==> flow/design.v <==
module floating_mult (
  input         s_axis_a_tvalid,
  input  [31:0] s_axis_a_tdata,
  input         s_axis_b_tvalid,
  input  [31:0] s_axis_b_tdata,
  output        m_axis_result_tvalid,
  output [31:0] m_axis_result_tdata
);
wire [31:0] a = s_axis_a_tdata;
wire [31:0] b = s_axis_b_tdata;
wire        sa = a[31];
wire        sb = b[31];
wire [7:0]  ea = a[30:23];
wire [7:0]  eb = b[30:23];
wire [22:0] fa = a[22:0];
wire [22:0] fb = b[22:0];
wire a_zero = (ea == 8'd0);
wire b_zero = (eb == 8'd0);
wire a_inf  = (ea == 8'hFF) && (fa == 23'd0);
wire b_inf  = (eb == 8'hFF) && (fb == 23'd0);
wire a_nan  = (ea == 8'hFF) && (fa != 23'd0);
wire b_nan  = (eb == 8'hFF) && (fb != 23'd0);
wire        s = sa ^ sb;
wire [47:0] p = {1'b1, fa} * {1'b1, fb};
wire signed [10:0] e0 = $signed({3'b000, ea}) + $signed({3'b000, eb}) - 11'sd127;
reg  [22:0] m;
reg         g;
reg         st;
reg  signed [10:0] e1;
always @(*) begin
  if (p[47]) begin
    m  = p[46:24];
    g  = p[23];
    st = |p[22:0];
    e1 = e0 + 11'sd1;
  end else begin
    m  = p[45:23];
    g  = p[22];
    st = |p[21:0];
    e1 = e0;
  end
end
wire        rnd = g & (st | m[0]);
wire [23:0] mr  = {1'b0, m} + {23'd0, rnd};
wire signed [10:0] e2 = mr[23] ? e1 + 11'sd1 : e1;
wire [22:0] mf  = mr[22:0];
reg [31:0] r;
always @(*) begin
  if (a_nan || b_nan || (a_inf && b_zero) || (b_inf && a_zero))
    r = 32'h7FC00000;
  else if (a_inf || b_inf)
    r = {s, 8'hFF, 23'd0};
  else if (a_zero || b_zero)
    r = {s, 31'd0};
  else if (e2 >= 11'sd255)
    r = {s, 8'hFF, 23'd0};
  else if (e2 <= 11'sd0)
    r = {s, 31'd0};
  else
    r = {s, e2[7:0], mf};
end
assign m_axis_result_tdata  = r;
assign m_axis_result_tvalid = 1'b1;
endmodule
module floating_adder (
  input         s_axis_a_tvalid,
  input  [31:0] s_axis_a_tdata,
  input         s_axis_a_tlast,
  input         s_axis_b_tvalid,
  input  [31:0] s_axis_b_tdata,
  output        m_axis_result_tvalid,
  output [31:0] m_axis_result_tdata,
  output        m_axis_result_tlast
);
wire [31:0] a = s_axis_a_tdata;
wire [31:0] b = s_axis_b_tdata;
wire a_zero = (a[30:23] == 8'd0);
wire b_zero = (b[30:23] == 8'd0);
wire a_inf  = (a[30:23] == 8'hFF) && (a[22:0] == 23'd0);
wire b_inf  = (b[30:23] == 8'hFF) && (b[22:0] == 23'd0);
wire a_nan  = (a[30:23] == 8'hFF) && (a[22:0] != 23'd0);
wire b_nan  = (b[30:23] == 8'hFF) && (b[22:0] != 23'd0);
wire        swap = (b[30:0] > a[30:0]);
wire [31:0] x = swap ? b : a;
wire [31:0] y = swap ? a : b;
wire        sx = x[31];
wire        sy = y[31];
wire [7:0]  ex = x[30:23];
wire [7:0]  ey = y[30:23];
wire [7:0]  d  = ex - ey;
wire        sub = sx ^ sy;
wire [26:0] mx = {1'b1, x[22:0], 3'b000};
wire [26:0] my = {1'b1, y[22:0], 3'b000};
wire        far    = (d >= 8'd27);
wire [26:0] my_sh  = far ? 27'd0 : (my >> d[4:0]);
wire [26:0] lost   = far ? my : (my & ~(27'h7FFFFFF << d[4:0]));
wire        sticky = |lost;
wire [26:0] my_al = {my_sh[26:1], my_sh[0] | sticky};
wire [27:0] s0 = sub ? ({1'b0, mx} - {1'b0, my_al}) : ({1'b0, mx} + {1'b0, my_al});
reg  [4:0]  lz;
always @(*) begin
  casez (s0[26:0])
    27'b1??????????????????????????: lz = 5'd0;
    27'b01?????????????????????????: lz = 5'd1;
    27'b001????????????????????????: lz = 5'd2;
    27'b0001???????????????????????: lz = 5'd3;
    27'b00001??????????????????????: lz = 5'd4;
    27'b000001?????????????????????: lz = 5'd5;
    27'b0000001????????????????????: lz = 5'd6;
    27'b00000001???????????????????: lz = 5'd7;
    27'b000000001??????????????????: lz = 5'd8;
    27'b0000000001?????????????????: lz = 5'd9;
    27'b00000000001????????????????: lz = 5'd10;
    27'b000000000001???????????????: lz = 5'd11;
    27'b0000000000001??????????????: lz = 5'd12;
    27'b00000000000001?????????????: lz = 5'd13;
    27'b000000000000001????????????: lz = 5'd14;
    27'b0000000000000001???????????: lz = 5'd15;
    27'b00000000000000001??????????: lz = 5'd16;
    27'b000000000000000001?????????: lz = 5'd17;
    27'b0000000000000000001????????: lz = 5'd18;
    27'b00000000000000000001???????: lz = 5'd19;
    27'b000000000000000000001??????: lz = 5'd20;
    27'b0000000000000000000001?????: lz = 5'd21;
    27'b00000000000000000000001????: lz = 5'd22;
    27'b000000000000000000000001???: lz = 5'd23;
    27'b0000000000000000000000001??: lz = 5'd24;
    27'b00000000000000000000000001?: lz = 5'd25;
    27'b000000000000000000000000001: lz = 5'd26;
    default:                          lz = 5'd27;
  endcase
end
wire [26:0] n  = s0[27] ? {s0[27:2], s0[1] | s0[0]} : (s0[26:0] << lz);
wire signed [9:0] en = s0[27] ? $signed({2'b00, ex}) + 10'sd1
                              : $signed({2'b00, ex}) - $signed({5'd0, lz});
wire        g   = n[2];
wire        st  = n[1] | n[0];
wire [22:0] m   = n[25:3];
wire        rnd = g & (st | m[0]);
wire [23:0] mr  = {1'b0, m} + {23'd0, rnd};
wire signed [9:0] e2 = mr[23] ? en + 10'sd1 : en;
reg [31:0] r;
always @(*) begin
  if (a_nan || b_nan || (a_inf && b_inf && (a[31] != b[31])))
    r = 32'h7FC00000;
  else if (a_inf)
    r = a;
  else if (b_inf)
    r = b;
  else if (a_zero && b_zero)
    r = {a[31] & b[31], 31'd0};
  else if (b_zero)
    r = a;
  else if (a_zero)
    r = b;
  else if (s0 == 28'd0)
    r = 32'd0;
  else if (e2 >= 10'sd255)
    r = {sx, 8'hFF, 23'd0};
  else if (e2 <= 10'sd0)
    r = {sx, 31'd0};
  else
    r = {sx, e2[7:0], mr[22:0]};
end
assign m_axis_result_tdata  = r;
assign m_axis_result_tvalid = 1'b1;
assign m_axis_result_tlast  = 1'b0;
endmodule
module conv_kernel(
	clk,
	rst_n,
	clear,
	i_pixel,
	i_weight,
	o_pixel
);
parameter	WIDTH	=	32;
input					clk;
input					rst_n;
input					clear;
input	[WIDTH-1:0]		i_pixel;
input	[WIDTH-1:0]		i_weight;
output	[WIDTH-1:0]		o_pixel;
reg		[WIDTH-1:0]		o_pixel;
reg		[WIDTH-1:0]		mult_a;
reg		[WIDTH-1:0]		mult_b;
wire	[WIDTH-1:0]		product;
reg		[WIDTH-1:0]		add_a;
reg		[WIDTH-1:0]		add_b;
wire	[WIDTH-1:0]		sum;
always @(posedge clk, negedge rst_n)	begin
	if(!rst_n) begin
		mult_a		<=	32'b0;
		mult_b		<=	32'b0;
	end
	else begin
		mult_a		<=	i_pixel;
		mult_b		<=	i_weight;
	end
end
always @(posedge clk, negedge rst_n)	begin
	if(!rst_n) begin
		add_a		<=	32'b0;
		add_b		<=	32'b0;
	end
	else if (clear) begin
		add_a		<=	32'b0;
		add_b		<=	32'b0;
	end			
	else begin
		add_a		<=	product;
		add_b		<=	sum;
	end
end
always @(posedge clk, negedge rst_n)	begin
	if(!rst_n) begin
		o_pixel		<=	32'b0;
	end
	else if (clear) begin
		o_pixel		<=	32'b0;
	end
	else begin
		o_pixel		<=	sum;
	end
end
floating_adder U_floating_adder (
  .s_axis_a_tvalid(),             
  .s_axis_a_tdata(add_a),               
  .s_axis_a_tlast(),               
  .s_axis_b_tvalid(),             
  .s_axis_b_tdata(add_b),               
  .m_axis_result_tvalid(),   
  .m_axis_result_tdata(sum),     
  .m_axis_result_tlast()     
);
floating_mult U_floating_mult (
  .s_axis_a_tvalid(),             
  .s_axis_a_tdata(mult_a),               
  .s_axis_b_tvalid(),             
  .s_axis_b_tdata(mult_b),               
  .m_axis_result_tvalid(),   
  .m_axis_result_tdata(product)     
);
endmodule
# Tool chain data of conv_kernel
# Each step is given for the RTL above and for the edited RTL.
# Lines under "before" count in the file above, lines under "after" in the edited file.
# "change" is "after" less "before", of the values as shown.
# Operators carry their Yosys type and port widths (W data, S select, Z words).
# Library cell names are shortened.
# The mark - stands for no value.
# design
top,conv_kernel
clock,clk
library,sky130hd
lib_corner,tt_025C_1v80

# Diff
# Unified diff, file above to edited file.
# This change comes from a script, not from a designer. The edited design behaves differently; no optimisation was intended.
# begin of diff
@@ -213,9 +213,6 @@
 	end
 end
-always @(posedge clk, negedge rst_n)	begin
-	if(!rst_n) begin
-		o_pixel		<=	32'b0;
-	end
-	else if (clear) begin
+always @(posedge clk)	begin
+	if (clear) begin
 		o_pixel		<=	32'b0;
 	end
# end of diff

# Elaborated design
# Yosys after proc, flatten, opt, wreduce and memory -nomap, before mapping. Memory bits, and registers merged into a memory's read port (data or address), are not among the register bits. Print and check cells are not counted. Equal cells are merged and count once.
# bits
element,before,after,change
romBits,0,0,0
latch_bits,0,0,0
inputBits,67,67,0
word_cells,138,136,-2
memories,0,0,0
clocked_rd_ports_x_width,0,0,0
ff_bits,128,160,32
ram_bits,0,0,0
# classes
element,before,after,change
cmp,6,6,0
eq_ne,33,31,-2
div,0,0,0
bitwise,12,12,0
shifts,3,3,0
addsub,12,12,0
reduce_logical,37,36,-1
muxes,30,30,0
multipliers,1,1,0
# ops
operator,before,after,change
$ne A4 B3 Y1 const B,1,0,-1
$ne A6 B6 Y1 const B,1,0,-1
$reduce_and A2 Y1,1,0,-1
# Unchanged operator kinds not shown: 72.

# Depth
# Yosys ltp: most cells in a row. Word level: on the elaborated netlist, between registers, memories and ports. Mapped: between sequential cells and ports; inverters and the memories' decode and read muxes count.
# logic_depth
element,before,after,change
word_depth,31,31,0
ABC_AREA,0,0,-
ltp_mapped,71,74,3

# Netlist
# Source: synth_stat.txt of the flow (Yosys; design flattened, memories mapped). It holds for the ABC_AREA given above (unset counts as 0); a run with the other value may have another netlist.
# synth_totals
element,before,after,change
synth_area_mm2,0.0361847,0.036719,0.0005343
stdcells,4543,4560,17
sequential_area_mm2,0.0032031,0.0038437,0.0006406
n_buf,241,231,-10
flip_flops,128,160,32
# types
cell_type,before,after,change
a21oi_1,278,236,-42
nor3_1,72,104,32
dfxtp_1,0,32,32
nand2_1,604,580,-24
nand4_1,73,49,-24
o21ai_2,21,1,-20
mux2i_1,76,94,18
a22oi_1,6,21,15
a21o_1,48,61,13
inv_1,651,662,11
o21ai_0,163,174,11
or3_1,35,24,-11
nor4_1,34,45,11
o22ai_1,14,25,11
a221o_1,9,19,10
clkbuf_1,182,191,9
o211a_1,13,4,-9
buf_4,11,2,-9
# Unchanged cell types not shown: 19.
# The list need not be complete.
# The figures by module come from a second, unflattened synthesis with its own total; it is not the netlist above.
# hier_totals
element,before,after,change
cells_unflattened,4942,4928,-14
hier_area_mm2,0.0389824,0.0393052,0.0003228
# Rows give one instance, submodules left out.
# modules_before
mod,cells,seq_area_mm2,instances,mod_area_mm2
floating_mult,2759,0,1,0.0225116
floating_adder,1984,0,1,0.0126309
conv_kernel,199,0.0032031,1,0.0038399
# modules_after
mod,cells,seq_area_mm2,instances,mod_area_mm2
floating_mult,2713,0,1,0.0221938
floating_adder,1984,0,1,0.0126309
conv_kernel,231,0.0038437,1,0.0044805

# Worst setup path after synthesis
# Source: OpenSTA report_checks on the synthesized netlist (no wires, ideal clock, input and output delay 20% of the period each), path of least setup slack; recovery checks are left aside. Register names are those of the netlist, which keeps one name where synthesis merged equal registers.
# synth_timing
element,before,after,change
kind,register to register,register to register,-
startpoint,reg add_b[25],reg add_b[28],-
endpoint,reg add_b[13],reg add_b[10],-
driving_pins,64,68,4
setup_slack_ns,-0.830,-2.197,-1.367
clock_period_ns,12.0,12.0,0.0
setup_time_ns,0.125,0.077,-0.048
t_arrival_ns,12.705,14.120,1.415
path_buffers,13,16,3
delay_ns,12.830,14.197,1.367
period_less_setup_slack_ns,12.83,14.197,1.367
# "delay_ns" = arrival - input delay + setup time.
# "driving_pins" counts driving pins, that of a launching flip-flop among them; a cell with two outputs on the path counts twice.
# "period_less_setup_slack_ns" is the clock period less the worst setup slack; recovery checks do not enter. This is arithmetic on one report: input and output delays are still those of the set period (20% each).
# Between the ends stands the longest chain of elaborated cells between them, by number of cells; it is not shown to be the way that was timed. Of several equally long chains one is given.
# A line is the first line of the expression or statement that the cell stems from. Yosys adds cells for indexed reads and writes and turns some case tables into memories.
# At most two assigning lines are given for a register; there are more.
# synth_via_before
cell_sequence,dfrtp_1 > ha_1 > buf_2 > nand4_1 > nor4_2 > and4_1 > a21oi_2 > o21ai_1 > buf_2 > clkbuf_1 > buf_1 > clkbuf_1 > a21oi_1 > ha_1 > o311ai_2 > and2_1 > buf_4 > buf_4 > [... 28 more ...] > inv_6 > buf_6 > buf_4 > ha_1 > inv_1 > fa_1 > a21o_1 > a21oi_1 > nand2b_1 > a31oi_1 > or2_2 > or2_2 > nor2_1 > xor2_1 > nand4_1 > a211oi_2 > buf_6 > o21ai_2
elab_chain_cells,31
# synth_lines_before
element,line_no,source
"start, declared",189,reg [WIDTH-1:0] add_b;
"start, assigned",204,add_b <= 32'b0;
"start, assigned",212,add_b <= sum;
$gt A31 B31 Y1,83,wire        swap = (b[30:0] > a[30:0]);
$mux W32,84,wire [31:0] x = swap ? b : a;
$sub A8 B8 Y8,90,wire [7:0]  d  = ex - ey;
$shl A27 B5 Y27,96,wire [26:0] lost   = far ? my : (my & ~(27'h7FFFFFF << d[4:0]));
$not A27 Y27,96,
$and A27 B27 Y27,96,
$mux W27,96,
[... 17 more ...],-,
$mux W32,154,else if (a_zero)
$mux W32,152,else if (b_zero)
$mux W32,150,else if (a_zero && b_zero)
$mux W32,148,else if (b_inf)
$mux W32,146,else if (a_inf)
$mux W32,144,if (a_nan || b_nan || (a_inf && b_inf && (a[31] != b[31])))
$mux W32,206,else if (clear) begin
"end, assigned",204,
"end, assigned",212,
"end, declared",189,
# synth_via_after
cell_sequence,dfrtp_1 > ha_1 > buf_2 > nand3_1 > or4_1 > a211oi_2 > o21ai_2 > nand2_1 > buf_2 > buf_1 > clkbuf_1 > clkbuf_1 > buf_1 > nor2_1 > nor2_1 > ha_1 > clkbuf_1 > o21ai_0 > [... 32 more ...] > nand2_2 > inv_2 > buf_4 > buf_2 > ha_1 > a21o_1 > a21o_1 > and2_1 > o31ai_1 > and3_1 > nand3_1 > nor4b_1 > nand4b_4 > mux2_4 > a2111oi_4 > nand2_2 > buf_6 > a21oi_2
elab_chain_cells,31
# synth_lines_after
element,line_no,source
"start, declared",189,reg [WIDTH-1:0] add_b;
"start, assigned",204,add_b <= 32'b0;
"start, assigned",212,add_b <= sum;
$gt A31 B31 Y1,83,wire        swap = (b[30:0] > a[30:0]);
$mux W32,84,wire [31:0] x = swap ? b : a;
$sub A8 B8 Y8,90,wire [7:0]  d  = ex - ey;
$shl A27 B5 Y27,96,wire [26:0] lost   = far ? my : (my & ~(27'h7FFFFFF << d[4:0]));
$not A27 Y27,96,
$and A27 B27 Y27,96,
$mux W27,96,
[... 17 more ...],-,
$mux W32,154,else if (a_zero)
$mux W32,152,else if (b_zero)
$mux W32,150,else if (a_zero && b_zero)
$mux W32,148,else if (b_inf)
$mux W32,146,else if (a_inf)
$mux W32,144,if (a_nan || b_nan || (a_inf && b_inf && (a[31] != b[31])))
$mux W32,206,else if (clear) begin
"end, assigned",204,
"end, assigned",212,
"end, declared",189,

# Timing after layout
# Path of least setup slack in the final report of each run of pair A (OpenROAD, finished layout, wires in). Where an end is a register, its clock arrival counts in the times.
# layout_timing
element,before,after,change
kind,register to register,register to register,-
startpoint,reg add_a[23],reg add_a[1],-
endpoint,reg add_b[0],reg add_b[8],-
path_buffers,6,4,-2
driving_pins,52,48,-4
clock_period_ns,12.0,12.0,0.0
setup_time_ns,0.12,0.11,-0.01
setup_slack_ns,0.51,0.52,0.01
t_arrival_ns,11.86,11.87,0.01
# Between the ends stands the longest chain of elaborated cells between them, by number of cells; it is not shown to be the way that was timed. Of several equally long chains one is given.
# At most two assigning lines are given for a register; there are more.
# layout_via_before
cell_sequence,dfrtp_2 > inv_1 > ha_2 > nand4_1 > nor3_2 > a211oi_2 > a2111oi_2 > o21a_1 > a21oi_1 > ha_2 > o21ai_0 > nand2b_1 > a21oi_2 > o31ai_1 > mux2i_1 > o21ai_2 > a211oi_4 > o31a_1 > [... 16 more ...] > nand2_1 > nor4_4 > nand2_2 > a211o_1 > and3_1 > buf_12 > mux2_4 > nor3_1 > o31a_2 > o211ai_1 > nor3b_4 > nand4_4 > or4_4 > mux2i_1 > a211oi_4 > buf_12 > buf_4 > o41ai_2
elab_chain_cells,31
# layout_lines_before
element,line_no,source
"start, declared",188,reg [WIDTH-1:0] add_a;
"start, assigned",203,add_a <= 32'b0;
"start, assigned",211,
$gt A31 B31 Y1,83,wire        swap = (b[30:0] > a[30:0]);
$mux W32,84,wire [31:0] x = swap ? b : a;
$sub A8 B8 Y8,90,wire [7:0]  d  = ex - ey;
$shl A27 B5 Y27,96,wire [26:0] lost   = far ? my : (my & ~(27'h7FFFFFF << d[4:0]));
$not A27 Y27,96,
$and A27 B27 Y27,96,
$mux W27,96,
[... 17 more ...],-,
$mux W32,154,else if (a_zero)
$mux W32,152,else if (b_zero)
$mux W32,150,else if (a_zero && b_zero)
$mux W32,148,else if (b_inf)
$mux W32,146,else if (a_inf)
$mux W32,144,if (a_nan || b_nan || (a_inf && b_inf && (a[31] != b[31])))
$mux W32,206,else if (clear) begin
"end, assigned",204,add_b <= 32'b0;
"end, assigned",212,add_b <= sum;
"end, declared",189,reg [WIDTH-1:0] add_b;
# layout_via_after
cell_sequence,dfrtp_1 > inv_1 > ha_1 > nand3_1 > nor2_1 > and4_1 > a21oi_1 > buf_4 > or3_1 > and3_1 > nor2_1 > buf_4 > nand2_1 > o22ai_1 > nand2_1 > ha_1 > nor2b_1 > o21a_1 > [... 12 more ...] > or4_4 > nand2_4 > inv_4 > ha_4 > a21o_1 > a21o_1 > and2_4 > o31ai_4 > buf_4 > and3_1 > nand3_2 > nor4b_4 > nand4b_4 > mux2_4 > a2111oi_4 > buf_6 > nand3_1 > a311oi_2
elab_chain_cells,31
# layout_lines_after
element,line_no,source
"start, declared",188,reg [WIDTH-1:0] add_a;
"start, assigned",203,add_a <= 32'b0;
"start, assigned",211,
$gt A31 B31 Y1,83,wire        swap = (b[30:0] > a[30:0]);
$mux W32,84,wire [31:0] x = swap ? b : a;
$sub A8 B8 Y8,90,wire [7:0]  d  = ex - ey;
$shl A27 B5 Y27,96,wire [26:0] lost   = far ? my : (my & ~(27'h7FFFFFF << d[4:0]));
$not A27 Y27,96,
$and A27 B27 Y27,96,
$mux W27,96,
[... 17 more ...],-,
$mux W32,154,else if (a_zero)
$mux W32,152,else if (b_zero)
$mux W32,150,else if (a_zero && b_zero)
$mux W32,148,else if (b_inf)
$mux W32,146,else if (a_inf)
$mux W32,144,if (a_nan || b_nan || (a_inf && b_inf && (a[31] != b[31])))
$mux W32,206,else if (clear) begin
"end, assigned",204,add_b <= 32'b0;
"end, assigned",212,add_b <= sum;
"end, declared",189,reg [WIDTH-1:0] add_b;

# Layout results
# Runs of the flow (Yosys, OpenROAD) on both versions; the two runs of a pair have the same settings. The constraints put input and output delay at 20% of the set period each and load the outputs with 0.01 pF.
# flow_settings_pair_A
CORE_UTILIZATION,40
period_ns,12.0
CAP_MARGIN,20
CORE_MARGIN,2
SLEW_MARGIN,20
# measured_pair_A
element,before,after,change
hold_ws_ns,0.529,0.576,0.047
die_mm2,0.0928848,0.0942367,0.0013519
setup_worst_slack_ns,0.512,0.515,0.003
timing.setup.tns_ns,0.000,0.000,0.000
achieved_period_ns,11.488,11.485,-0.003
synth_area_mm2,0.0361847,0.036719,0.0005343
post_route_stdcell_area_mm2,0.0410481,0.0418364,0.0007883
util_frac,0.457,0.458,0.001
# flow_settings_pair_B
CORE_MARGIN,9
CORE_UTILIZATION,47
CTS_CLUSTER_SIZE,51
MIN_ROUTING_LAYER,met1
PLACE_DENSITY,0.65
period_ns,9.07
CAP_MARGIN,20
SLEW_MARGIN,20
# measured_pair_B
element,before,after,change
hold_ws_ns,0.614,0.533,-0.081
die_mm2,0.0873025,0.0885122,0.0012097
setup_worst_slack_ns,-1.832,-2.092,-0.260
timing.setup.tns_ns,-64.971,-141.759,-76.788
achieved_period_ns,10.902,11.162,0.260
synth_area_mm2,0.0361847,0.036719,0.0005343
post_route_stdcell_area_mm2,0.0510765,0.0496426,-0.0014339
util_frac,0.671,0.641,-0.030
# "achieved_period_ns" = clock period - worst setup slack. The figure is calculated, with input and output delays left at 20% of the set period.
